==> flow/design.v <==
typedef enum logic [2:0] {
	S_IDLE,
	S_ENABLE_UART_RX,
	S_WAIT_UART_RX,
	S_M1,
	S_M2,
	S_M3
}top_state_type;
typedef enum logic [5:0] {
	S_M1_IDLE,
	S_M1_Lead_in_0,
	S_M1_Lead_in_1,
	S_M1_Lead_in_2,
	S_M1_Lead_in_3,
	S_M1_Lead_in_4,
	S_M1_Lead_in_5,
	S_M1_Lead_in_6,
	S_M1_Lead_in_7,
	S_M1_Lead_in_8,
	S_M1_Loop_0,
	S_M1_Loop_1,
	S_M1_Loop_2,
	S_M1_Loop_3,
	S_M1_Loop_4,
	S_M1_Loop_5,
	S_M1_Loop_6,
	S_M1_Loop_7,
	S_M1_Loop_8,
	S_M1_Loop_9,
	S_M1_Loop_10,
	S_M1_Loop_11,
	S_M1_Loop_12,
	S_M1_Loop_13,
	S_M1_Loop_14,
	S_M1_Loop_15,
	S_M1_Lead_out_0,
	S_M1_Lead_out_1,
	S_M1_Lead_out_2,
	S_M1_Lead_out_3,
	S_M1_Lead_out_4,
	S_M1_Lead_out_5,
	S_M1_Lead_out_6,
	S_M1_Lead_out_7,
	S_M1_Lead_out_8,
	S_M1_Lead_out_9,
	S_M1_Lead_out_10,
	S_M1_Lead_out_11,
	S_M1_Lead_out_12,
	S_M1_Lead_out_13,
	S_M1_Lead_out_14,
	S_M1_Lead_out_15,
	S_M1_Lead_out_16,
	S_M1_Lead_out_17,
	S_M1_Lead_out_18,
	S_M1_Lead_out_19,
	S_M1_Lead_out_20,
	S_M1_Lead_out_21,
	S_M1_Lead_out_22,
	S_M1_Lead_out_23,
	S_M1_Lead_out_24,
	S_M1_Lead_out_25,
	S_M1_Lead_out_26,
	S_M1_Lead_out_27,
	S_M1_Lead_out_28,
	S_M1_Lead_out_29,
	S_M1_1,
	S_M1_DONE
}M1_state_type;
typedef enum logic [2:0] {
	S_M2_IDLE,
	S_M2_1,
	S_M2_DONE
}M2_state_type;
typedef enum logic [2:0] {
	S_M3_IDLE,
	S_M3_1,
	S_M3_DONE
}M3_state_type;
typedef enum logic [1:0] {
	S_RXC_IDLE,
	S_RXC_SYNC,
	S_RXC_ASSEMBLE_DATA,
	S_RXC_STOP_BIT
} RX_Controller_state_type;
typedef enum logic [2:0] {
	S_US_IDLE,
	S_US_STRIP_FILE_HEADER_1,
	S_US_STRIP_FILE_HEADER_2,
	S_US_START_FIRST_BYTE_RECEIVE,
	S_US_WRITE_FIRST_BYTE,
	S_US_START_SECOND_BYTE_RECEIVE,
	S_US_WRITE_SECOND_BYTE
} UART_SRAM_state_type;
typedef enum logic [3:0] {
	S_VS_WAIT_NEW_PIXEL_ROW,
	S_VS_NEW_PIXEL_ROW_DELAY_1,
	S_VS_NEW_PIXEL_ROW_DELAY_2,
	S_VS_NEW_PIXEL_ROW_DELAY_3,
	S_VS_NEW_PIXEL_ROW_DELAY_4,
	S_VS_NEW_PIXEL_ROW_DELAY_5,
	S_VS_FETCH_PIXEL_DATA_0,
	S_VS_FETCH_PIXEL_DATA_1,
	S_VS_FETCH_PIXEL_DATA_2,
	S_VS_FETCH_PIXEL_DATA_3
} VGA_SRAM_state_type;
`timescale 1ns/100ps
`default_nettype none
module M1 (
    input logic CLOCK_50_I,                    
    input logic resetn,                        
    input logic M1_start,
    output logic M1_done,
    input logic [15:0] M1_SRAM_read_data,
    output logic [15:0] M1_SRAM_write_data,
    output logic [17:0] M1_SRAM_address,
    output logic M1_SRAM_we_n,
    output logic [31:0] M1_mult_1_in1,
    output logic [31:0] M1_mult_1_in2,
    output logic [31:0] M1_mult_2_in1,
    output logic [31:0] M1_mult_2_in2,
    output logic [31:0] M1_mult_3_in1,
    output logic [31:0] M1_mult_3_in2,
    input logic [63:0] M1_mult_res_1,
    input logic [63:0] M1_mult_res_2,
    input logic [63:0] M1_mult_res_3
);
M1_state_type top_state;
parameter Y_base_address = 18'd0,
            U_base_address = 18'd38400,
             V_base_address = 18'd57600,
             RGB_base_address = 18'd146944,
        R_rem = 32'd14608704,
        G_rem = 32'd8879296,
        B_rem = 32'd18148672,
        Y_coe = 18'd76284,
        R_U_coe = 18'd0,
        R_V_coe = 18'd104595,
        G_U_coe = 18'd25624,
        G_V_coe = 18'd53281,
        B_U_coe = 18'd132251,
        B_V_coe = 18'd0,
        UV_5_coe = 18'd21,
        UV_3_coe = 18'd52,
        UV_1_coe = 18'd159,
        UV_rem = 18'd128;
logic [31:0] mult_op_1, mult_op_2, mult_op_3, mult_op_4, mult_op_5, mult_op_6;
logic [63:0] mult_res_1, mult_res_2, mult_res_3;
assign M1_mult_1_in1 = mult_op_1;
assign M1_mult_1_in2 = mult_op_2;
assign M1_mult_2_in1 = mult_op_3;
assign M1_mult_2_in2 = mult_op_4;
assign M1_mult_3_in1 = mult_op_5;
assign M1_mult_3_in2 = mult_op_6;
assign mult_res_1 = M1_mult_res_1;
assign mult_res_2 = M1_mult_res_2;
assign mult_res_3 = M1_mult_res_3;
logic [17:0] Y_counter;
logic [17:0] U_V_counter;
logic [17:0] RGB_counter;
logic [7:0] line_counter;
logic [15:0] Y_data;  
logic [7:0] U_prime_data;  
logic [7:0] U_buffer;  
logic [7:0] U_jplus5_data;
logic [7:0] U_jplus3_data;
logic [7:0] U_jplus1_data;
logic [7:0] U_jminus1_data;
logic [7:0] U_jminus3_data;
logic [7:0] U_jminus5_data;
logic [7:0] V_prime_data;  
logic [7:0] V_buffer;  
logic [7:0] V_jplus5_data;
logic [7:0] V_jplus3_data;
logic [7:0] V_jplus1_data;
logic [7:0] V_jminus1_data;
logic [7:0] V_jminus3_data;
logic [7:0] V_jminus5_data;
logic [63:0] R_data;  
logic [63:0] G_data;  
logic [63:0] B_data;  
logic start_buf;
always @(posedge CLOCK_50_I or negedge resetn) begin
    if (~resetn) begin
        top_state <= S_M1_IDLE;
        start_buf <= 1'b0;
        M1_done <= 1'b0;
        mult_op_1 <= 32'd0;
        mult_op_2 <= 32'd0;
        mult_op_3 <= 32'd0;
        mult_op_4 <= 32'd0;
        mult_op_5 <= 32'd0;
        mult_op_6 <= 32'd0;
        Y_counter <= 18'd0;
        U_V_counter <= 18'd0;
        RGB_counter <= 18'd0;
        Y_data <= 16'd0;
        U_prime_data <= 8'd0;
        U_buffer <= 8'd0;
        U_jplus5_data <= 8'd0;
        U_jplus3_data <= 8'd0;
        U_jplus1_data <= 8'd0;
        U_jminus1_data <= 8'd0;
        U_jminus3_data <= 8'd0;
        U_jminus5_data <= 8'd0;
        V_prime_data <= 8'd0;
        V_buffer <= 8'd0;
        V_jplus5_data <= 8'd0;
        V_jplus3_data <= 8'd0;
        V_jplus1_data <= 8'd0;
        V_jminus1_data <= 8'd0;
        V_jminus3_data <= 8'd0;
        V_jminus5_data <= 8'd0;
        R_data <= 8'd0;
        G_data <= 8'd0;
        B_data <= 8'd0;
        M1_SRAM_address <= 18'd0;
        M1_SRAM_write_data <= 16'd0;
        M1_SRAM_we_n <= 1'b1;
    end else begin
			start_buf <= M1_start;
        case (top_state)
        S_M1_IDLE: begin
            if(M1_start && ~start_buf) begin
              M1_SRAM_address <= Y_base_address + Y_counter;
                top_state <= S_M1_Lead_in_0;
            end
        end
        S_M1_Lead_in_0: begin
            M1_SRAM_address <= U_base_address + U_V_counter;
            M1_SRAM_we_n <= 1'b1;
            top_state <= S_M1_Lead_in_1;
        end
        S_M1_Lead_in_1: begin
            M1_SRAM_address <= V_base_address + U_V_counter;
            U_V_counter <= U_V_counter + 18'd1;
            top_state <= S_M1_Lead_in_2;
        end
        S_M1_Lead_in_2: begin
            M1_SRAM_address <= U_base_address + U_V_counter;
            Y_data <= M1_SRAM_read_data;  
            top_state <= S_M1_Lead_in_3;
        end
        S_M1_Lead_in_3: begin
            M1_SRAM_address <= V_base_address + U_V_counter;
            U_prime_data <= M1_SRAM_read_data[15:8];  
            U_jplus1_data <= M1_SRAM_read_data[7:0];  
            U_jminus1_data <= M1_SRAM_read_data[15:8];  
            U_jminus3_data <= M1_SRAM_read_data[15:8];  
            U_jminus5_data <= M1_SRAM_read_data[15:8];  
            top_state <= S_M1_Lead_in_4;
        end
        S_M1_Lead_in_4: begin
            V_prime_data <= M1_SRAM_read_data[15:8];  
            V_jplus1_data <= M1_SRAM_read_data[7:0];  
            V_jminus1_data <= M1_SRAM_read_data[15:8];  
            V_jminus3_data <= M1_SRAM_read_data[15:8];  
            V_jminus5_data <= M1_SRAM_read_data[15:8];  
            mult_op_1 <= Y_coe;
            mult_op_2 <= Y_data[15:8];
            mult_op_3 <= R_U_coe;
            mult_op_4 <= U_prime_data;
            mult_op_5 <= R_V_coe;
            mult_op_6 <= M1_SRAM_read_data[15:8];
            top_state <= S_M1_Lead_in_5;
        end
        S_M1_Lead_in_5: begin
            U_jplus5_data <= M1_SRAM_read_data[7:0];  
            U_jplus3_data <= M1_SRAM_read_data[15:8];  
            R_data <= (mult_res_1 + mult_res_3 - R_rem);
            mult_op_3 <= G_U_coe;
            mult_op_5 <= G_V_coe;
            top_state <= S_M1_Lead_in_6;
        end
        S_M1_Lead_in_6: begin
            V_jplus5_data <= M1_SRAM_read_data[7:0];  
            V_jplus3_data <= M1_SRAM_read_data[15:8];  
            G_data <= (mult_res_1 - mult_res_2 - mult_res_3 + G_rem);
            mult_op_3 <= B_U_coe;
            mult_op_5 <= B_V_coe;
        if (RGB_counter != 18'd0) RGB_counter <= RGB_counter + 18'd1;
            top_state <= S_M1_Lead_in_7;
        end
        S_M1_Lead_in_7: begin
            M1_SRAM_address <= RGB_base_address + RGB_counter;
            M1_SRAM_we_n <= 1'b0;
            M1_SRAM_write_data[15:8] <= (R_data[31] == 1'b1)?8'b0:((|R_data[30:24])?8'd255:R_data[23:16]);
            M1_SRAM_write_data[7:0] <= (G_data[31] == 1'b1)?8'b0:((|G_data[30:24])?8'd255:G_data[23:16]);;
            B_data <= (mult_res_1 + mult_res_2 - B_rem);
            mult_op_1 <= UV_5_coe;
            mult_op_2 <= U_jplus5_data + U_jminus5_data;
            mult_op_3 <= UV_3_coe;
            mult_op_4 <= U_jplus3_data + U_jminus3_data;
            mult_op_5 <= UV_1_coe;
            mult_op_6 <= U_jplus1_data + U_jminus1_data;
            Y_counter <= Y_counter + 18'd1;
            top_state <= S_M1_Lead_in_8;
        end
        S_M1_Lead_in_8: begin
            M1_SRAM_address <= Y_base_address + Y_counter;
            M1_SRAM_we_n <= 1'b1;
            U_prime_data <= (mult_res_1 - mult_res_2 + mult_res_3 + UV_rem) >> 8;
            mult_op_1 <= UV_5_coe;
            mult_op_2 <= V_jplus5_data + V_jminus5_data;
            mult_op_3 <= UV_3_coe;
            mult_op_4 <= V_jplus3_data + V_jminus3_data;
            mult_op_5 <= UV_1_coe;
            mult_op_6 <= V_jplus1_data + V_jminus1_data;
            U_V_counter <= U_V_counter + 18'd1;
            top_state <= S_M1_Loop_0;
        end
        S_M1_Loop_0: begin
            M1_SRAM_address <= U_base_address + U_V_counter;
            V_prime_data <= (mult_res_1 - mult_res_2 + mult_res_3 + UV_rem) >> 8;
            mult_op_1 <= Y_coe;
            mult_op_2 <= Y_data[7:0];
            mult_op_3 <= R_U_coe;
            mult_op_4 <= U_prime_data;
            mult_op_5 <= R_V_coe;
            mult_op_6 <= (mult_res_1 - mult_res_2 + mult_res_3 + UV_rem) >> 8;
            top_state <= S_M1_Loop_1;
        end
        S_M1_Loop_1: begin
            M1_SRAM_address <= V_base_address + U_V_counter;
            R_data <= (mult_res_1 + mult_res_3 - R_rem);
            mult_op_3 <= G_U_coe;
            mult_op_5 <= G_V_coe;
            RGB_counter <= RGB_counter + 18'd1;
            top_state <= S_M1_Loop_2;
        end
        S_M1_Loop_2: begin
            M1_SRAM_address <= RGB_base_address + RGB_counter;
            Y_data <= M1_SRAM_read_data;  
            M1_SRAM_we_n <= 1'b0;
            M1_SRAM_write_data[15:8] <= (B_data[31] == 1'b1)?8'b0:((|B_data[30:24])?8'd255:B_data[23:16]);;
            M1_SRAM_write_data[7:0] <= (R_data[31] == 1'b1)?8'b0:((|R_data[30:24])?8'd255:R_data[23:16]);;
            U_prime_data <= U_jplus1_data;
            G_data <= (mult_res_1 - mult_res_2 - mult_res_3 + G_rem);
            mult_op_3 <= B_U_coe;
            mult_op_5 <= B_V_coe;
            top_state <= S_M1_Loop_3;
        end
        S_M1_Loop_3: begin
            M1_SRAM_we_n <= 1'b1;
            U_buffer <= M1_SRAM_read_data[7:0];  
            U_jplus5_data <= M1_SRAM_read_data[15:8];  
            U_jplus3_data <= U_jplus5_data;  
            U_jplus1_data <= U_jplus3_data;  
            U_jminus1_data <= U_jplus1_data;  
            U_jminus3_data <= U_jminus1_data;
            U_jminus5_data <= U_jminus3_data;
            V_prime_data <= V_jplus1_data;
            B_data <= (mult_res_1 + mult_res_2 - B_rem);
            mult_op_1 <= Y_coe;
            mult_op_2 <= Y_data[15:8];
            mult_op_3 <= R_U_coe;
            mult_op_4 <= U_prime_data;
            mult_op_5 <= R_V_coe;
            mult_op_6 <= V_jplus1_data;
            RGB_counter <= RGB_counter + 18'd1;
            top_state <= S_M1_Loop_4;
        end
        S_M1_Loop_4: begin
            M1_SRAM_address <= RGB_base_address + RGB_counter;
            M1_SRAM_we_n <= 1'b0;
            M1_SRAM_write_data[15:8] <= (G_data[31] == 1'b1)?8'b0:((|G_data[30:24])?8'd255:G_data[23:16]);;
            M1_SRAM_write_data[7:0] <= (B_data[31] == 1'b1)?8'b0:((|B_data[30:24])?8'd255:B_data[23:16]);;
            V_buffer <= M1_SRAM_read_data[7:0];  
            V_jplus5_data <= M1_SRAM_read_data[15:8];  
            V_jplus3_data <= V_jplus5_data;  
            V_jplus1_data <= V_jplus3_data;  
            V_jminus1_data <= V_jplus1_data;  
            V_jminus3_data <= V_jminus1_data;
            V_jminus5_data <= V_jminus3_data;
            R_data <= (mult_res_1 + mult_res_3 - R_rem);
            mult_op_3 <= G_U_coe;
            mult_op_5 <= G_V_coe;
            top_state <= S_M1_Loop_5;
        end
        S_M1_Loop_5: begin
            M1_SRAM_we_n <= 1'b1;
            G_data <= (mult_res_1 - mult_res_2 - mult_res_3 + G_rem);
            mult_op_3 <= B_U_coe;
            mult_op_5 <= B_V_coe;
            RGB_counter <= RGB_counter + 18'd1;
            top_state <= S_M1_Loop_6;
        end
        S_M1_Loop_6: begin
            M1_SRAM_address <= RGB_base_address + RGB_counter;
            M1_SRAM_we_n <= 1'b0;
            M1_SRAM_write_data[15:8] <= (R_data[31] == 1'b1)?8'b0:((|R_data[30:24])?8'd255:R_data[23:16]);;
            M1_SRAM_write_data[7:0] <= (G_data[31] == 1'b1)?8'b0:((|G_data[30:24])?8'd255:G_data[23:16]);;
            B_data <= (mult_res_1 + mult_res_2 - B_rem);
            mult_op_1 <= UV_5_coe;
            mult_op_2 <= U_jplus5_data + U_jminus5_data;
            mult_op_3 <= UV_3_coe;
            mult_op_4 <= U_jplus3_data + U_jminus3_data;
            mult_op_5 <= UV_1_coe;
            mult_op_6 <= U_jplus1_data + U_jminus1_data;
            Y_counter <= Y_counter + 18'd1;
            top_state <= S_M1_Loop_7;
        end
        S_M1_Loop_7: begin
            M1_SRAM_address <= Y_base_address + Y_counter;
            M1_SRAM_we_n <= 1'b1;
            U_prime_data <= (mult_res_1 - mult_res_2 + mult_res_3 + UV_rem) >> 8;
            mult_op_2 <= V_jplus5_data + V_jminus5_data;
            mult_op_4 <= V_jplus3_data + V_jminus3_data;
            mult_op_6 <= V_jplus1_data + V_jminus1_data;
            top_state <= S_M1_Loop_8;
        end
        S_M1_Loop_8: begin
            V_prime_data <= (mult_res_1 - mult_res_2 + mult_res_3 + UV_rem) >> 8;
            mult_op_1 <= Y_coe;
            mult_op_2 <= Y_data[7:0];
            mult_op_3 <= R_U_coe;
            mult_op_4 <= U_prime_data;
            mult_op_5 <= R_V_coe;
            mult_op_6 <= (mult_res_1 - mult_res_2 + mult_res_3 + UV_rem) >> 8;
            top_state <= S_M1_Loop_9;
        end
        S_M1_Loop_9: begin
            R_data <= (mult_res_1 + mult_res_3 - R_rem);
            mult_op_3 <= G_U_coe;
            mult_op_5 <= G_V_coe;
            RGB_counter <= RGB_counter + 18'd1;
            top_state <= S_M1_Loop_10;
        end
        S_M1_Loop_10: begin
            M1_SRAM_address <= RGB_base_address + RGB_counter;
            Y_data <= M1_SRAM_read_data;  
            M1_SRAM_we_n <= 1'b0;
            M1_SRAM_write_data[15:8] <= (B_data[31] == 1'b1)?8'b0:((|B_data[30:24])?8'd255:B_data[23:16]);;
            M1_SRAM_write_data[7:0] <= (R_data[31] == 1'b1)?8'b0:((|R_data[30:24])?8'd255:R_data[23:16]);;
            U_prime_data <= U_jplus1_data;
            G_data <= (mult_res_1 - mult_res_2 - mult_res_3 + G_rem);
            mult_op_3 <= B_U_coe;
            mult_op_5 <= B_V_coe;
            top_state <= S_M1_Loop_11;
        end
        S_M1_Loop_11: begin
            M1_SRAM_we_n <= 1'b1;
            U_jplus5_data <= U_buffer;
            U_jplus3_data <= U_jplus5_data;  
            U_jplus1_data <= U_jplus3_data;  
            U_jminus1_data <= U_jplus1_data;  
            U_jminus3_data <= U_jminus1_data;
            U_jminus5_data <= U_jminus3_data;
            V_prime_data <= V_jplus1_data;
            B_data <= (mult_res_1 + mult_res_2 - B_rem);
            mult_op_1 <= Y_coe;
            mult_op_2 <= Y_data[15:8];
            mult_op_3 <= R_U_coe;
            mult_op_4 <= U_prime_data;
            mult_op_5 <= R_V_coe;
            mult_op_6 <= V_jplus1_data;
            RGB_counter <= RGB_counter + 18'd1;
            top_state <= S_M1_Loop_12;
        end
        S_M1_Loop_12: begin
            M1_SRAM_address <= RGB_base_address + RGB_counter;
            M1_SRAM_we_n <= 1'b0;
            M1_SRAM_write_data[15:8] <= (G_data[31] == 1'b1)?8'b0:((|G_data[30:24])?8'd255:G_data[23:16]);;
            M1_SRAM_write_data[7:0] <= (B_data[31] == 1'b1)?8'b0:((|B_data[30:24])?8'd255:B_data[23:16]);;
            V_jplus5_data <= V_buffer;
            V_jplus3_data <= V_jplus5_data;
            V_jplus1_data <= V_jplus3_data;
            V_jminus1_data <= V_jplus1_data;
            V_jminus3_data <= V_jminus1_data;
            V_jminus5_data <= V_jminus3_data;
            R_data <= (mult_res_1 + mult_res_3 - R_rem);
            mult_op_3 <= G_U_coe;
            mult_op_5 <= G_V_coe;
            top_state <= S_M1_Loop_13;
        end
        S_M1_Loop_13: begin
            M1_SRAM_we_n <= 1'b1;
            G_data <= (mult_res_1 - mult_res_2 - mult_res_3 + G_rem);
            mult_op_3 <= B_U_coe;
            mult_op_5 <= B_V_coe;
            RGB_counter <= RGB_counter + 18'd1;
            top_state <= S_M1_Loop_14;
        end
        S_M1_Loop_14: begin
            M1_SRAM_address <= RGB_base_address + RGB_counter;
            M1_SRAM_we_n <= 1'b0;
            M1_SRAM_write_data[15:8] <= (R_data[31] == 1'b1)?8'b0:((|R_data[30:24])?8'd255:R_data[23:16]);;
            M1_SRAM_write_data[7:0] <= (G_data[31] == 1'b1)?8'b0:((|G_data[30:24])?8'd255:G_data[23:16]);;
            B_data <= (mult_res_1 + mult_res_2 - B_rem);
            mult_op_1 <= UV_5_coe;
            mult_op_2 <= U_jplus5_data + U_jminus5_data;
            mult_op_3 <= UV_3_coe;
            mult_op_4 <= U_jplus3_data + U_jminus3_data;
            mult_op_5 <= UV_1_coe;
            mult_op_6 <= U_jplus1_data + U_jminus1_data;
            Y_counter <= Y_counter + 18'd1;
            top_state <= S_M1_Loop_15;
        end
        S_M1_Loop_15: begin
            M1_SRAM_address <= Y_base_address + Y_counter;
            M1_SRAM_we_n <= 1'b1;
            U_prime_data <= (mult_res_1 - mult_res_2 + mult_res_3 + UV_rem) >> 8;
            mult_op_2 <= V_jplus5_data + V_jminus5_data;
            mult_op_4 <= V_jplus3_data + V_jminus3_data;
            mult_op_6 <= V_jplus1_data + V_jminus1_data;
            if (U_V_counter % 18'd80 == 18'd79) begin
                top_state <= S_M1_Lead_out_0;
            end else begin
                U_V_counter <= U_V_counter + 18'd1;
                top_state <= S_M1_Loop_0;
        end
        end
        S_M1_Lead_out_0: begin
                        V_prime_data <= (mult_res_1 - mult_res_2 + mult_res_3 + UV_rem) >> 8;
                        mult_op_1 <= Y_coe;
                        mult_op_2 <= Y_data[7:0];
                        mult_op_3 <= R_U_coe;
                        mult_op_4 <= U_prime_data;
                        mult_op_5 <= R_V_coe;
                        mult_op_6 <= ((mult_res_1 - mult_res_2 + mult_res_3 + UV_rem) >> 8);
            top_state <= S_M1_Lead_out_1;
        end
        S_M1_Lead_out_1: begin
                        R_data <= (mult_res_1 + mult_res_3 - R_rem);
                        mult_op_3 <= G_U_coe;
                        mult_op_5 <= G_V_coe;
                        RGB_counter <= RGB_counter + 18'd1;
            top_state <= S_M1_Lead_out_2;
        end
        S_M1_Lead_out_2: begin
                        M1_SRAM_address <= RGB_base_address + RGB_counter;
                        Y_data <= M1_SRAM_read_data;
                        M1_SRAM_we_n <= 1'b0;
                        M1_SRAM_write_data[15:8] <= (B_data[31] == 1'b1)?8'b0:((|B_data[30:24])?8'd255:B_data[23:16]);;
                        M1_SRAM_write_data[7:0] <= (R_data[31] == 1'b1)?8'b0:((|R_data[30:24])?8'd255:R_data[23:16]);;
                        U_prime_data <= U_jplus1_data;
                        G_data <= (mult_res_1 - mult_res_2 - mult_res_3 + G_rem);
                        mult_op_3 <= B_U_coe;
                        mult_op_5 <= B_V_coe;
            top_state <= S_M1_Lead_out_3;
        end
        S_M1_Lead_out_3: begin
                        M1_SRAM_we_n <= 1'b1;
                        U_jplus3_data <= U_jplus5_data;
                        U_jplus1_data <= U_jplus3_data;
                        U_jminus1_data <= U_jplus1_data;
                        U_jminus3_data <= U_jminus1_data;
                        U_jminus5_data <= U_jminus3_data;
                        V_prime_data <= V_jplus1_data;
                        B_data <= (mult_res_1 + mult_res_2 - B_rem);
                        mult_op_1 <= Y_coe;
                        mult_op_2 <= Y_data[15:8];
                        mult_op_3 <= R_U_coe;
                        mult_op_4 <= U_prime_data;
                        mult_op_5 <= R_V_coe;
                        mult_op_6 <= V_jplus1_data;
                        RGB_counter <= RGB_counter + 18'd1;
            top_state <= S_M1_Lead_out_4;
        end
        S_M1_Lead_out_4: begin
                        M1_SRAM_address <= RGB_base_address + RGB_counter;
                        M1_SRAM_we_n <= 1'b0;
                        M1_SRAM_write_data[15:8] <= (G_data[31] == 1'b1)?8'b0:((|G_data[30:24])?8'd255:G_data[23:16]);;
                        M1_SRAM_write_data[7:0] <= (B_data[31] == 1'b1)?8'b0:((|B_data[30:24])?8'd255:B_data[23:16]);;
                        V_jplus3_data <= V_jplus5_data;
                        V_jplus1_data <= V_jplus3_data;
                        V_jminus1_data <= V_jplus1_data;
                        V_jminus3_data <= V_jminus1_data;
                        V_jminus5_data <= V_jminus3_data;
                        R_data <= (mult_res_1 + mult_res_3 - R_rem);
                        mult_op_3 <= G_U_coe;
                        mult_op_5 <= G_V_coe;
            top_state <= S_M1_Lead_out_5;
        end
        S_M1_Lead_out_5: begin
                        M1_SRAM_we_n <= 1'b1;
                        G_data <= (mult_res_1 - mult_res_2 - mult_res_3 + G_rem);
                        mult_op_3 <= B_U_coe;
                        mult_op_5 <= B_V_coe;
                        RGB_counter <= RGB_counter + 18'd1;
            top_state <= S_M1_Lead_out_6;
        end
        S_M1_Lead_out_6: begin
                        M1_SRAM_address <= RGB_base_address + RGB_counter;
                        M1_SRAM_we_n <= 1'b0;
                        M1_SRAM_write_data[15:8] <= (R_data[31] == 1'b1)?8'b0:((|R_data[30:24])?8'd255:R_data[23:16]);;
                        M1_SRAM_write_data[7:0] <= (G_data[31] == 1'b1)?8'b0:((|G_data[30:24])?8'd255:G_data[23:16]);;
                        B_data <= (mult_res_1 + mult_res_2 - B_rem);
                        mult_op_1 <= UV_5_coe;
                        mult_op_2 <= U_jplus5_data + U_jminus5_data;
                        mult_op_3 <= UV_3_coe;
                        mult_op_4 <= U_jplus3_data + U_jminus3_data;
                        mult_op_5 <= UV_1_coe;
                        mult_op_6 <= U_jplus1_data + U_jminus1_data;
                        Y_counter <= Y_counter + 18'd1;
            top_state <= S_M1_Lead_out_7;
        end
        S_M1_Lead_out_7: begin
                        M1_SRAM_address <= Y_base_address + Y_counter;
                        M1_SRAM_we_n <= 1'b1;
                        U_prime_data <= (mult_res_1 - mult_res_2 + mult_res_3 + UV_rem) >> 8;
                        mult_op_2 <= V_jplus5_data + V_jminus5_data;
                        mult_op_4 <= V_jplus3_data + V_jminus3_data;
                        mult_op_6 <= V_jplus1_data + V_jminus1_data;
            top_state <= S_M1_Lead_out_8;
        end
        S_M1_Lead_out_8: begin
                        V_prime_data <= (mult_res_1 - mult_res_2 + mult_res_3 + UV_rem) >> 8;
                        mult_op_1 <= Y_coe;
                        mult_op_2 <= Y_data[7:0];
                        mult_op_3 <= R_U_coe;
                        mult_op_4 <= U_prime_data;
                        mult_op_5 <= R_V_coe;
                        mult_op_6 <= ((mult_res_1 - mult_res_2 + mult_res_3 + UV_rem) >> 8);
            top_state <= S_M1_Lead_out_9;
        end
        S_M1_Lead_out_9: begin
                        R_data <= (mult_res_1 + mult_res_3 - R_rem);
                        mult_op_3 <= G_U_coe;
                        mult_op_5 <= G_V_coe;
                        RGB_counter <= RGB_counter + 18'd1;
            top_state <= S_M1_Lead_out_10;
        end
        S_M1_Lead_out_10: begin
                        M1_SRAM_address <= RGB_base_address + RGB_counter;
                        Y_data <= M1_SRAM_read_data;
                        M1_SRAM_we_n <= 1'b0;
                        M1_SRAM_write_data[15:8] <= (B_data[31] == 1'b1)?8'b0:((|B_data[30:24])?8'd255:B_data[23:16]);;
                        M1_SRAM_write_data[7:0] <= (R_data[31] == 1'b1)?8'b0:((|R_data[30:24])?8'd255:R_data[23:16]);;
                        U_prime_data <= U_jplus1_data;
                        G_data <= (mult_res_1 - mult_res_2 - mult_res_3 + G_rem);
                        mult_op_3 <= B_U_coe;
                        mult_op_5 <= B_V_coe;
            top_state <= S_M1_Lead_out_11;
        end
        S_M1_Lead_out_11: begin
                        M1_SRAM_we_n <= 1'b1;
                        U_jplus1_data <= U_jplus3_data;
                        U_jminus1_data <= U_jplus1_data;
                        U_jminus3_data <= U_jminus1_data;
                        U_jminus5_data <= U_jminus3_data;
                        V_prime_data <= V_jplus1_data;
                        B_data <= (mult_res_1 + mult_res_2 - B_rem);
                        mult_op_1 <= Y_coe;
                        mult_op_2 <= Y_data[15:8];
                        mult_op_3 <= R_U_coe;
                        mult_op_4 <= U_prime_data;
                        mult_op_5 <= R_V_coe;
                        mult_op_6 <= V_jplus1_data;
                        RGB_counter <= RGB_counter + 18'd1;
            top_state <= S_M1_Lead_out_12;
        end
        S_M1_Lead_out_12: begin
                        M1_SRAM_address <= RGB_base_address + RGB_counter;
                        M1_SRAM_we_n <= 1'b0;
                        M1_SRAM_write_data[15:8] <= (G_data[31] == 1'b1)?8'b0:((|G_data[30:24])?8'd255:G_data[23:16]);;
                        M1_SRAM_write_data[7:0] <= (B_data[31] == 1'b1)?8'b0:((|B_data[30:24])?8'd255:B_data[23:16]);;
                        V_jplus1_data <= V_jplus3_data;
                        V_jminus1_data <= V_jplus1_data;
                        V_jminus3_data <= V_jminus1_data;
                        V_jminus5_data <= V_jminus3_data;
                        R_data <= (mult_res_1 + mult_res_3 - R_rem);
                        mult_op_3 <= G_U_coe;
                        mult_op_5 <= G_V_coe;
            top_state <= S_M1_Lead_out_13;
        end
        S_M1_Lead_out_13: begin
                        M1_SRAM_we_n <= 1'b1;
                        G_data <= (mult_res_1 - mult_res_2 - mult_res_3 + G_rem);
                        mult_op_3 <= B_U_coe;
                        mult_op_5 <= B_V_coe;
                        RGB_counter <= RGB_counter + 18'd1;
            top_state <= S_M1_Lead_out_14;
        end
        S_M1_Lead_out_14: begin
                        M1_SRAM_address <= RGB_base_address + RGB_counter;
                        M1_SRAM_we_n <= 1'b0;
                        M1_SRAM_write_data[15:8] <= (R_data[31] == 1'b1)?8'b0:((|R_data[30:24])?8'd255:R_data[23:16]);;
                        M1_SRAM_write_data[7:0] <= (G_data[31] == 1'b1)?8'b0:((|G_data[30:24])?8'd255:G_data[23:16]);;
                        B_data <= (mult_res_1 + mult_res_2 - B_rem);
                        mult_op_1 <= UV_5_coe;
                        mult_op_2 <= U_jplus5_data + U_jminus5_data;
                        mult_op_3 <= UV_3_coe;
                        mult_op_4 <= U_jplus3_data + U_jminus3_data;
                        mult_op_5 <= UV_1_coe;
                        mult_op_6 <= U_jplus1_data + U_jminus1_data;
                        Y_counter <= Y_counter + 18'd1;
            top_state <= S_M1_Lead_out_15;
        end
        S_M1_Lead_out_15: begin
                        M1_SRAM_address <= Y_base_address + Y_counter;
                        M1_SRAM_we_n <= 1'b1;
                        U_prime_data <= (mult_res_1 - mult_res_2 + mult_res_3 + UV_rem) >> 8;
                        mult_op_2 <= V_jplus5_data + V_jminus5_data;
                        mult_op_4 <= V_jplus3_data + V_jminus3_data;
                        mult_op_6 <= V_jplus1_data + V_jminus1_data;
            top_state <= S_M1_Lead_out_16;
        end
        S_M1_Lead_out_16: begin
                        V_prime_data <= (mult_res_1 - mult_res_2 + mult_res_3 + UV_rem) >> 8;
                        mult_op_1 <= Y_coe;
                        mult_op_2 <= Y_data[7:0];
                        mult_op_3 <= R_U_coe;
                        mult_op_4 <= U_prime_data;
                        mult_op_5 <= R_V_coe;
                        mult_op_6 <= ((mult_res_1 - mult_res_2 + mult_res_3 + UV_rem) >> 8);
            top_state <= S_M1_Lead_out_17;
        end
        S_M1_Lead_out_17: begin
                        R_data <= (mult_res_1 + mult_res_3 - R_rem);
                        mult_op_3 <= G_U_coe;
                        mult_op_5 <= G_V_coe;
                        RGB_counter <= RGB_counter + 18'd1;
            top_state <= S_M1_Lead_out_18;
        end
        S_M1_Lead_out_18: begin
                        M1_SRAM_address <= RGB_base_address + RGB_counter;
                        Y_data <= M1_SRAM_read_data;
                        M1_SRAM_we_n <= 1'b0;
                        M1_SRAM_write_data[15:8] <= (B_data[31] == 1'b1)?8'b0:((|B_data[30:24])?8'd255:B_data[23:16]);;
                        M1_SRAM_write_data[7:0] <= (R_data[31] == 1'b1)?8'b0:((|R_data[30:24])?8'd255:R_data[23:16]);;
                        U_prime_data <= U_jplus1_data;
                        G_data <= (mult_res_1 - mult_res_2 - mult_res_3 + G_rem);
                        mult_op_3 <= B_U_coe;
                        mult_op_5 <= B_V_coe;
            top_state <= S_M1_Lead_out_19;
        end
        S_M1_Lead_out_19: begin
                        M1_SRAM_we_n <= 1'b1;
                        U_jminus1_data <= U_jplus1_data;
                        U_jminus3_data <= U_jminus1_data;
                        U_jminus5_data <= U_jminus3_data;
                        V_prime_data <= V_jplus1_data;
                        B_data <= (mult_res_1 + mult_res_2 - B_rem);
                        mult_op_1 <= Y_coe;
                        mult_op_2 <= Y_data[15:8];
                        mult_op_3 <= R_U_coe;
                        mult_op_4 <= U_prime_data;
                        mult_op_5 <= R_V_coe;
                        mult_op_6 <= V_jplus1_data;
                        RGB_counter <= RGB_counter + 18'd1;
            top_state <= S_M1_Lead_out_20;
        end
        S_M1_Lead_out_20: begin
                        M1_SRAM_address <= RGB_base_address + RGB_counter;
                        M1_SRAM_we_n <= 1'b0;
                        M1_SRAM_write_data[15:8] <= (G_data[31] == 1'b1)?8'b0:((|G_data[30:24])?8'd255:G_data[23:16]);;
                        M1_SRAM_write_data[7:0] <= (B_data[31] == 1'b1)?8'b0:((|B_data[30:24])?8'd255:B_data[23:16]);;
                        V_jminus1_data <= V_jplus1_data;
                        V_jminus3_data <= V_jminus1_data;
                        V_jminus5_data <= V_jminus3_data;
                        R_data <= (mult_res_1 + mult_res_3 - R_rem);
                        mult_op_3 <= G_U_coe;
                        mult_op_5 <= G_V_coe;
            top_state <= S_M1_Lead_out_21;
        end
        S_M1_Lead_out_21: begin
                        M1_SRAM_we_n <= 1'b1;
                        G_data <= (mult_res_1 - mult_res_2 - mult_res_3 + G_rem);
                        mult_op_3 <= B_U_coe;
                        mult_op_5 <= B_V_coe;
                        RGB_counter <= RGB_counter + 18'd1;
            top_state <= S_M1_Lead_out_22;
        end
        S_M1_Lead_out_22: begin
                        M1_SRAM_address <= RGB_base_address + RGB_counter;
                        M1_SRAM_we_n <= 1'b0;
                        M1_SRAM_write_data[15:8] <= (R_data[31] == 1'b1)?8'b0:((|R_data[30:24])?8'd255:R_data[23:16]);;
                        M1_SRAM_write_data[7:0] <= (G_data[31] == 1'b1)?8'b0:((|G_data[30:24])?8'd255:G_data[23:16]);;
                        B_data <= (mult_res_1 + mult_res_2 - B_rem);
                        mult_op_1 <= UV_5_coe;
                        mult_op_2 <= U_jplus5_data + U_jminus5_data;
                        mult_op_3 <= UV_3_coe;
                        mult_op_4 <= U_jplus3_data + U_jminus3_data;
                        mult_op_5 <= UV_1_coe;
                        mult_op_6 <= U_jplus1_data + U_jminus1_data;
            top_state <= S_M1_Lead_out_23;
        end
        S_M1_Lead_out_23: begin
                        M1_SRAM_we_n <= 1'b1;
                        U_prime_data <= (mult_res_1 - mult_res_2 + mult_res_3 + UV_rem) >> 8;
                        mult_op_2 <= V_jplus5_data + V_jminus5_data;
                        mult_op_4 <= V_jplus3_data + V_jminus3_data;
                        mult_op_6 <= V_jplus1_data + V_jminus1_data;
            top_state <= S_M1_Lead_out_24;
        end
        S_M1_Lead_out_24: begin
                        V_prime_data <= (mult_res_1 - mult_res_2 + mult_res_3 + UV_rem) >> 8;
                        mult_op_1 <= Y_coe;
                        mult_op_2 <= Y_data[7:0];
                        mult_op_3 <= R_U_coe;
                        mult_op_4 <= U_prime_data;
                        mult_op_5 <= R_V_coe;
                        mult_op_6 <= ((mult_res_1 - mult_res_2 + mult_res_3 + UV_rem) >> 8);
            top_state <= S_M1_Lead_out_25;
        end
        S_M1_Lead_out_25: begin
                        R_data <= (mult_res_1 + mult_res_3 - R_rem);
                        mult_op_3 <= G_U_coe;
                        mult_op_5 <= G_V_coe;
                        RGB_counter <= RGB_counter + 18'd1;
            top_state <= S_M1_Lead_out_26;
        end
        S_M1_Lead_out_26: begin
                        M1_SRAM_address <= RGB_base_address + RGB_counter;
                        M1_SRAM_we_n <= 1'b0;
                        M1_SRAM_write_data[15:8] <= (B_data[31] == 1'b1)?8'b0:((|B_data[30:24])?8'd255:B_data[23:16]);;
                        M1_SRAM_write_data[7:0] <= (R_data[31] == 1'b1)?8'b0:((|R_data[30:24])?8'd255:R_data[23:16]);;
                        G_data <= (mult_res_1 - mult_res_2 - mult_res_3 + G_rem);
                        mult_op_3 <= B_U_coe;
                        mult_op_5 <= B_V_coe;
            top_state <= S_M1_Lead_out_27;
        end
        S_M1_Lead_out_27: begin
                        M1_SRAM_we_n <= 1'b1;
                        B_data <= (mult_res_1 + M1_mult_res_2 - B_rem);
                        RGB_counter <= RGB_counter + 18'd1;
            top_state <= S_M1_Lead_out_28;
        end
        S_M1_Lead_out_28: begin
                        M1_SRAM_address <= RGB_base_address + RGB_counter;
                        M1_SRAM_we_n <= 1'b0;
                        M1_SRAM_write_data[15:8] <= (G_data[31] == 1'b1)?8'b0:((|G_data[30:24])?8'd255:G_data[23:16]);;
                        M1_SRAM_write_data[7:0] <= (B_data[31] == 1'b1)?8'b0:((|B_data[30:24])?8'd255:B_data[23:16]);;
            Y_counter <= Y_counter + 18'd1;
            top_state <= S_M1_Lead_out_29;
        end
        S_M1_Lead_out_29: begin
            M1_SRAM_we_n <= 1'b1;
            M1_SRAM_address <= Y_base_address + Y_counter;
            if (Y_counter >= 18'd38399) begin
                top_state <= S_M1_1;
            end else begin
                U_V_counter <= U_V_counter + 18'd1;
                top_state <= S_M1_Lead_in_0;
            end
        end
        S_M1_1: begin
            top_state <= S_M1_DONE;
        end
        S_M1_DONE: begin
            M1_done <= 1'b1;
        end
        default: top_state <= S_M1_IDLE;
        endcase
    end
end
endmodule
`timescale 1ns/100ps
`default_nettype none
module upsample_csc (
    input  logic        clk,
    input  logic        resetn,
    input  logic        start,
    output logic        done,
    input  logic [15:0] sram_read_data,
    output logic [15:0] sram_write_data,
    output logic [17:0] sram_address,
    output logic        sram_we_n
);
logic [31:0] mult_1_in1, mult_1_in2;
logic [31:0] mult_2_in1, mult_2_in2;
logic [31:0] mult_3_in1, mult_3_in2;
logic [63:0] mult_1_res, mult_2_res, mult_3_res;
assign mult_1_res = mult_1_in1 * mult_1_in2;
assign mult_2_res = mult_2_in1 * mult_2_in2;
assign mult_3_res = mult_3_in1 * mult_3_in2;
M1 M1_unit (
    .CLOCK_50_I(clk),
    .resetn(resetn),
    .M1_start(start),
    .M1_done(done),
    .M1_SRAM_read_data(sram_read_data),
    .M1_SRAM_write_data(sram_write_data),
    .M1_SRAM_address(sram_address),
    .M1_SRAM_we_n(sram_we_n),
    .M1_mult_1_in1(mult_1_in1),
    .M1_mult_1_in2(mult_1_in2),
    .M1_mult_2_in1(mult_2_in1),
    .M1_mult_2_in2(mult_2_in2),
    .M1_mult_3_in1(mult_3_in1),
    .M1_mult_3_in2(mult_3_in2),
    .M1_mult_res_1(mult_1_res),
    .M1_mult_res_2(mult_2_res),
    .M1_mult_res_3(mult_3_res)
);
endmodule
Tool chain data of upsample_csc

Tool output for the design above before and after an edit, in the order of the flow.
Lines under "original" count in the file above, lines under "edited" in the edited file.
"difference": "edited" minus "original" as printed here.
Cell names lack the library's common part.
Not given: n/a

Top module: upsample_csc
Clock port: clk
Standard-cell library: sky130hd
Library corner: tt_025C_1v80

The edit

Unified diff, file above to edited file.
A script made this edit. It changes what the design does and was not meant as an optimisation.

```diff
@@ -267,5 +267,5 @@
             U_jplus5_data <= M1_SRAM_read_data[7:0];  
             U_jplus3_data <= M1_SRAM_read_data[15:8];  
-            R_data <= (mult_res_1 + mult_res_3 - R_rem);
+            R_data <= ((mult_res_1 | mult_res_3) - R_rem);
             mult_op_3 <= G_U_coe;
             mult_op_5 <= G_V_coe;
```

Word level

Yosys after proc, flatten, opt, wreduce and memory -nomap, before mapping. Memory bits, and registers merged into a memory's read port (data or address), are not among the register bits. Print and check cells are not counted.

Operators by class:

| what                             | original | edited | difference |
| div/mod/pow operators            | 1        | 1      | 0 |
| add/sub/neg operators            | 21       | 22     | +1 |
| multiplexer cells                | 39       | 40     | +1 |
| $mul                             | 3        | 3      | 0 |
| $lt $le $gt $ge                  | 1        | 1      | 0 |
| bitwise logic cells              | 2        | 3      | +1 |
| equality and inequality tests    | 62       | 62     | 0 |
| reductions and logical operators | 56       | 58     | +2 |

Operators with widths:

| operator                                                               | original | edited | difference |
| 2-bit nonzero test                                                     | 9        | 10     | +1 |
| 32-bit case mux with 2-bit select                                      | 1        | 2      | +1 |
| 32-bit by 24-bit subtractor with 32-bit output (second input constant) | 1        | 2      | +1 |
| 32-bit bitwise OR                                                      | 0        | 1      | +1 |
| 11-bit OR reduction                                                    | 0        | 1      | +1 |

Operator kinds equal on both sides are left out: 56.

Bit counts:

| what                        | original | edited | difference |
| elaborated cells            | 219      | 224    | +5 |
| flip-flop bits (word level) | 521      | 521    | 0 |
| output and inout port bits  | 36       | 36     | 0 |
| input port bits             | 19       | 19     | 0 |

Longest topological paths

Yosys ltp: most cells in a row. Word level: on the elaborated netlist, between registers, memories and ports. Mapped: between sequential cells and ports; inverters and the memories' decode and read muxes count.

Logic depth:

| what                          | original | edited | difference |
| word-level depth              | 5        | 5      | 0 |
| ABC_AREA                      | 0        | 0      | n/a |
| gate-level depth with buffers | 52       | 54     | +2 |
| depth with buffers taken out  | 51       | 53     | +2 |

Mapped cells and area

Yosys stat after the flow's synthesis: flattened, memories mapped to cells. It holds for the ABC_AREA given above (unset counts as 0); a run with the other value may have another netlist.

Synthesis totals:

| what                              | original  | edited    | difference |
| chip area (Yosys) (mm2)           | 0.0473241 | 0.0478872 | +0.0005631 |
| mapped cells                      | 5,294     | 5,374     | +80 |
| sequential part of the area (mm2) | 0.0085845 | 0.0085845 | 0.0000000 |
| flip-flops                        | 343       | 343       | 0 |
| buffers                           | 162       | 162       | 0 |

Cells by type:

| cell     | original | edited | difference |
| nor3_1   | 63       | 93     | +30 |
| a221o_1  | 19       | 46     | +27 |
| nand2_1  | 394      | 376    | -18 |
| o221a_2  | 21       | 3      | -18 |
| nor2_1   | 263      | 280    | +17 |
| a21oi_1  | 271      | 256    | -15 |
| ha_1     | 881      | 895    | +14 |
| clkbuf_1 | 121      | 135    | +14 |
| buf_1    | 22       | 10     | -12 |
| and3_1   | 36       | 46     | +10 |
| o22ai_1  | 15       | 25     | +10 |
| nand4_1  | 33       | 24     | -9 |
| a31oi_1  | 52       | 60     | +8 |
| a22oi_1  | 64       | 57     | -7 |
| a211oi_1 | 17       | 24     | +7 |
| o31ai_1  | 14       | 21     | +7 |
| xor2_1   | 88       | 94     | +6 |
| nand4b_1 | 8        | 2      | -6 |

Cell types equal on both sides are left out: 12.
Not every row of either side is listed.
The figures by module come from a second, unflattened synthesis with its own total; it is not the netlist above.

Unflattened totals:

| what                                          | original  | edited    | difference |
| cells (unflattened synthesis)                 | 14,313    | 14,314    | +1 |
| area total of the unflattened synthesis (mm2) | 0.1280866 | 0.1279302 | -0.0001564 |

Rows give one instance, submodules left out.

Modules, original:

| module       | area (mm2) | instances | seq. area (mm2) | cells |
| upsample_csc | 0.1000685  | 1         | 0               | 11,101 |
| M1           | 0.0280181  | 1         | 0.0085845       | 3,212 |

Modules, edited:

| module       | area (mm2) | instances | seq. area (mm2) | cells |
| upsample_csc | 0.0997044  | 1         | 0               | 11,064 |
| M1           | 0.0282258  | 1         | 0.0085845       | 3,250 |

Timing after synthesis

Path of least setup slack by OpenSTA after synthesis, without wires, with an ideal clock, recovery checks aside; 20% of the period is set as input and as output delay. Where synthesis merged equal registers, the netlist keeps one of their names.

Path post-synthesis:

| what                                | original                  | edited                    | difference |
| path type                           | flip-flop to flip-flop    | flip-flop to flip-flop    | n/a |
| start point                         | reg M1_unit.mult_op_1[13] | reg M1_unit.mult_op_1[13] | n/a |
| end point                           | reg M1_unit.mult_op_6[31] | reg M1_unit.mult_op_6[31] | n/a |
| period (ns)                         | 11.0                      | 11.0                      | 0.0 |
| buffers on the path                 | 1                         | 1                         | 0 |
| slack (ns)                          | 0.130                     | -0.412                    | -0.542 |
| required time (ns)                  | 10.867                    | 10.879                    | +0.012 |
| stages                              | 47                        | 52                        | +5 |
| library setup time (ns)             | 0.133                     | 0.121                     | -0.012 |
| path delay (ns)                     | 10.870                    | 11.412                    | +0.542 |
| launch time at the first pin (ns)   | 0.000                     | 0.000                     | 0.000 |
| data arrival time (ns)              | 10.737                    | 11.291                    | +0.554 |
| period reached after synthesis (ns) | 10.87                     | 11.412                    | +0.542 |

"path delay" = arrival - input delay + setup time.
"stages" counts driving pins, that of a launching flip-flop among them; a cell with two outputs on the path counts twice.
"period reached after synthesis" is the clock period less the worst setup slack; recovery checks do not enter. This is arithmetic on one report: input and output delays are still those of the set period (20% each).
The rows between start and end are the longest chain of elaborated cells between them; the timing report does not say that the signal goes this way. Where chains are equally long, one stands for them.
Each line given opens the expression or statement behind the cell; cells for indexed reads and writes are added by Yosys, which also makes memories of some case tables.
A register here has more assigning lines than the two given.

On the way, post-synthesis, original:
Cells stage by stage: dfrtp_1 clkbuf_1 nand2_1 inv_1 fa_1 fa_1 fa_1 ha_1 ha_1 ha_1 inv_1 fa_1 fa_1 inv_1 ha_1 inv_1 o21bai_1 a21oi_1 [11 not listed] a21boi_0 o21ai_0 nand2_1 xor2_1 ha_1 or4b_2 o2111ai_1 ha_1 ha_1 o41ai_1 o2111ai_1 a31oi_1 o21bai_1 a2111oi_0 nor3_1 a31oi_1 xnor2_1 o21ai_0
Cells in the longest elaborated chain: 5
Elaborated cells on any way between the ends: 5
Those cells by class: add/sub (3); mul (1); mux (1)

Ends and longest elaborated chain, post-synthesis, original:

| what                                           | line | source |
| from (decl)                                    | 146  | `logic [31:0] mult_op_1, mult_op_2, mult_op_3, mult_op_4, mult_op_5, mult_op_6;` |
| from (assign)                                  | 258  | `mult_op_1 <= Y_coe;` |
| from (assign)                                  | 289  | `mult_op_1 <= UV_5_coe;` |
| 32-bit by 32-bit multiplier with 40-bit output | 864  | `assign mult_1_res = mult_1_in1 * mult_1_in2;` |
| 40-bit subtractor                              | 319  | `mult_op_6 <= (mult_res_1 - mult_res_2 + mult_res_3 + UV_rem) >> 8;` |
| 40-bit adder                                   | 319  |  |
| 40-bit by 8-bit adder with 40-bit output       | 319  |  |
| 32-bit case mux with 5-bit select              | 221  | `case (top_state)` |
| to (assign)                                    | 263  | `mult_op_6 <= M1_SRAM_read_data[15:8];` |
| to (assign)                                    | 294  | `mult_op_6 <= U_jplus1_data + U_jminus1_data;` |
| to (decl)                                      | 146  |  |

On the way, post-synthesis, edited:
Cells stage by stage: dfrtp_1 clkbuf_1 nand2_1 inv_1 fa_1 fa_1 fa_1 ha_1 ha_1 ha_1 ha_1 inv_1 fa_1 inv_1 ha_1 a21boi_0 o21ai_0 a21boi_0 [16 not listed] a31oi_1 o21a_1 o21ai_0 nand2_1 xnor2_1 ha_1 inv_1 ha_1 or3_1 o21ai_0 a21oi_1 a41o_1 o221a_2 a41o_1 o41ai_1 o21ba_2 xnor3_1 a22o_1
Cells in the longest elaborated chain: 5
Elaborated cells on any way between the ends: 5
Those cells by class: add/sub (3); mul (1); mux (1)

Ends and longest elaborated chain, post-synthesis, edited:

| what                                           | line | source |
| from (decl)                                    | 146  | `logic [31:0] mult_op_1, mult_op_2, mult_op_3, mult_op_4, mult_op_5, mult_op_6;` |
| from (assign)                                  | 258  | `mult_op_1 <= Y_coe;` |
| from (assign)                                  | 289  | `mult_op_1 <= UV_5_coe;` |
| 32-bit by 32-bit multiplier with 40-bit output | 864  | `assign mult_1_res = mult_1_in1 * mult_1_in2;` |
| 40-bit subtractor                              | 319  | `mult_op_6 <= (mult_res_1 - mult_res_2 + mult_res_3 + UV_rem) >> 8;` |
| 40-bit adder                                   | 319  |  |
| 40-bit by 8-bit adder with 40-bit output       | 319  |  |
| 32-bit case mux with 5-bit select              | 221  | `case (top_state)` |
| to (assign)                                    | 263  | `mult_op_6 <= M1_SRAM_read_data[15:8];` |
| to (assign)                                    | 294  | `mult_op_6 <= U_jplus1_data + U_jminus1_data;` |
| to (decl)                                      | 146  |  |

Worst path after layout

Path of least setup slack in the final report of the runs of pair 1 (OpenROAD, finished layout, wires in). Where an end is a register, its clock arrival counts in the times.

Path post-layout:

| what                              | original                  | edited                    | difference |
| path type                         | flip-flop to flip-flop    | flip-flop to flip-flop    | n/a |
| start point                       | reg M1_unit.mult_op_4[4]  | reg M1_unit.mult_op_1[13] | n/a |
| end point                         | reg M1_unit.mult_op_6[30] | reg M1_unit.mult_op_6[31] | n/a |
| buffers on the path               | 2                         | 5                         | +3 |
| library setup time (ns)           | 0.16                      | 0.11                      | -0.05 |
| slack (ns)                        | 0.37                      | 0.23                      | -0.14 |
| period (ns)                       | 10.7                      | 10.7                      | 0.0 |
| required time (ns)                | 11.15                     | 11.16                     | +0.01 |
| data arrival time (ns)            | 10.78                     | 10.93                     | +0.15 |
| launch time at the first pin (ns) | 0.62                      | 0.60                      | -0.02 |
| stages                            | 46                        | 50                        | +4 |

The rows between start and end are the longest chain of elaborated cells between them; the timing report does not say that the signal goes this way. Where chains are equally long, one stands for them.
A register here has more assigning lines than the two given.

On the way, post-layout, original:
Cells stage by stage: dfrtp_2 and2_4 fa_1 fa_1 ha_1 fa_1 ha_1 ha_1 inv_1 fa_1 fa_1 inv_1 ha_4 a21boi_1 o21ai_2 a21boi_2 buf_4 nor2_1 [10 not listed] nand2b_1 xnor2_1 buf_4 ha_1 ha_1 or3_1 o21ai_2 a21oi_2 a41o_1 o41ai_4 o2111ai_2 a31oi_2 o21bai_1 a2111oi_1 nor3_1 a21oi_1 xor2_1 o21ai_0
Cells in the longest elaborated chain: 5
Elaborated cells on any way between the ends: 5
Those cells by class: add/sub (3); mul (1); mux (1)

Ends and longest elaborated chain, post-layout, original:

| what                                           | line | source |
| from (decl)                                    | 146  | `logic [31:0] mult_op_1, mult_op_2, mult_op_3, mult_op_4, mult_op_5, mult_op_6;` |
| from (assign)                                  | 261  | `mult_op_4 <= U_prime_data;` |
| from (assign)                                  | 292  | `mult_op_4 <= U_jplus3_data + U_jminus3_data;` |
| 32-bit by 32-bit multiplier with 40-bit output | 865  | `assign mult_2_res = mult_2_in1 * mult_2_in2;` |
| 40-bit subtractor                              | 319  | `mult_op_6 <= (mult_res_1 - mult_res_2 + mult_res_3 + UV_rem) >> 8;` |
| 40-bit adder                                   | 319  |  |
| 40-bit by 8-bit adder with 40-bit output       | 319  |  |
| 32-bit case mux with 5-bit select              | 221  | `case (top_state)` |
| to (assign)                                    | 263  | `mult_op_6 <= M1_SRAM_read_data[15:8];` |
| to (assign)                                    | 294  | `mult_op_6 <= U_jplus1_data + U_jminus1_data;` |
| to (decl)                                      | 146  |  |

On the way, post-layout, edited:
Cells stage by stage: dfrtp_2 buf_6 buf_6 nand2_4 inv_4 fa_1 buf_4 ha_1 ha_1 inv_1 fa_1 inv_1 ha_1 ha_1 inv_1 fa_1 inv_1 fa_1 [14 not listed] buf_4 a221oi_2 o21bai_2 a21oi_2 xnor2_2 ha_1 inv_1 ha_1 or3_1 o21ai_1 a21oi_2 a41o_1 o221a_4 a41o_1 o41ai_2 o21ba_2 xnor3_1 a22o_1
Cells in the longest elaborated chain: 5
Elaborated cells on any way between the ends: 5
Those cells by class: add/sub (3); mul (1); mux (1)

Ends and longest elaborated chain, post-layout, edited:

| what                                           | line | source |
| from (decl)                                    | 146  | `logic [31:0] mult_op_1, mult_op_2, mult_op_3, mult_op_4, mult_op_5, mult_op_6;` |
| from (assign)                                  | 258  | `mult_op_1 <= Y_coe;` |
| from (assign)                                  | 289  | `mult_op_1 <= UV_5_coe;` |
| 32-bit by 32-bit multiplier with 40-bit output | 864  | `assign mult_1_res = mult_1_in1 * mult_1_in2;` |
| 40-bit subtractor                              | 319  | `mult_op_6 <= (mult_res_1 - mult_res_2 + mult_res_3 + UV_rem) >> 8;` |
| 40-bit adder                                   | 319  |  |
| 40-bit by 8-bit adder with 40-bit output       | 319  |  |
| 32-bit case mux with 5-bit select              | 221  | `case (top_state)` |
| to (assign)                                    | 263  | `mult_op_6 <= M1_SRAM_read_data[15:8];` |
| to (assign)                                    | 294  | `mult_op_6 <= U_jplus1_data + U_jminus1_data;` |
| to (decl)                                      | 146  |  |

Layout results

Both versions went through the flow (Yosys, OpenROAD) with the same settings in each pair. Constraints: input delay and output delay 20% of the set period each, output load 0.01 pF.

Flow settings, pair 1:
CORE_UTILIZATION: 40
PLACE_DENSITY: 0.6
period_ns: 10.7
CAP_MARGIN: 20
CORE_MARGIN: 2
SLEW_MARGIN: 20

Measured results, pair 1:

| what                                                    | original  | edited    | difference |
| post-layout utilization                                 | 0.459     | 0.464     | +0.005 |
| area of the standard cells in the finished layout (mm2) | 0.0541019 | 0.0548889 | +0.0007870 |
| smallest setup slack (ns)                               | 0.367     | 0.229     | -0.138 |
| achieved period (ns)                                    | 10.333    | 10.471    | +0.138 |
| synthesis area (mm2)                                    | 0.0473241 | 0.0478872 | +0.0005631 |
| die size (mm2)                                          | 0.121076  | 0.1225    | +0.001424 |
| summed negative setup slack (ns)                        | 0.000     | 0.000     | 0.000 |
| worst hold slack in the final report (ns)               | 0.472     | 0.476     | +0.004 |

Flow settings, pair 2:
ABC_AREA: 1
CAP_MARGIN: 35
CORE_UTILIZATION: 24
CTS_CLUSTER_SIZE: 27
PLACE_DENSITY_LB_ADDON: 0.05
SLEW_MARGIN: 20
TNS_END_PERCENT: 40
period_ns: 8.88
CORE_MARGIN: 2

Measured results, pair 2:

| what                                                    | original  | edited    | difference |
| post-layout utilization                                 | 0.308     | 0.313     | +0.005 |
| area of the standard cells in the finished layout (mm2) | 0.0608984 | 0.0623848 | +0.0014864 |
| smallest setup slack (ns)                               | -0.445    | -0.562    | -0.117 |
| achieved period (ns)                                    | 9.325     | 9.442     | +0.117 |
| synthesis area (mm2)                                    | 0.0476757 | 0.0479535 | +0.0002778 |
| die size (mm2)                                          | 0.20223   | 0.203396  | +0.001166 |
| summed negative setup slack (ns)                        | -5.823    | -9.456    | -3.633 |
| worst hold slack in the final report (ns)               | 0.476     | 0.477     | +0.001 |

"achieved period" = clock period - worst setup slack. The figure is calculated, with input and output delays left at 20% of the set period.
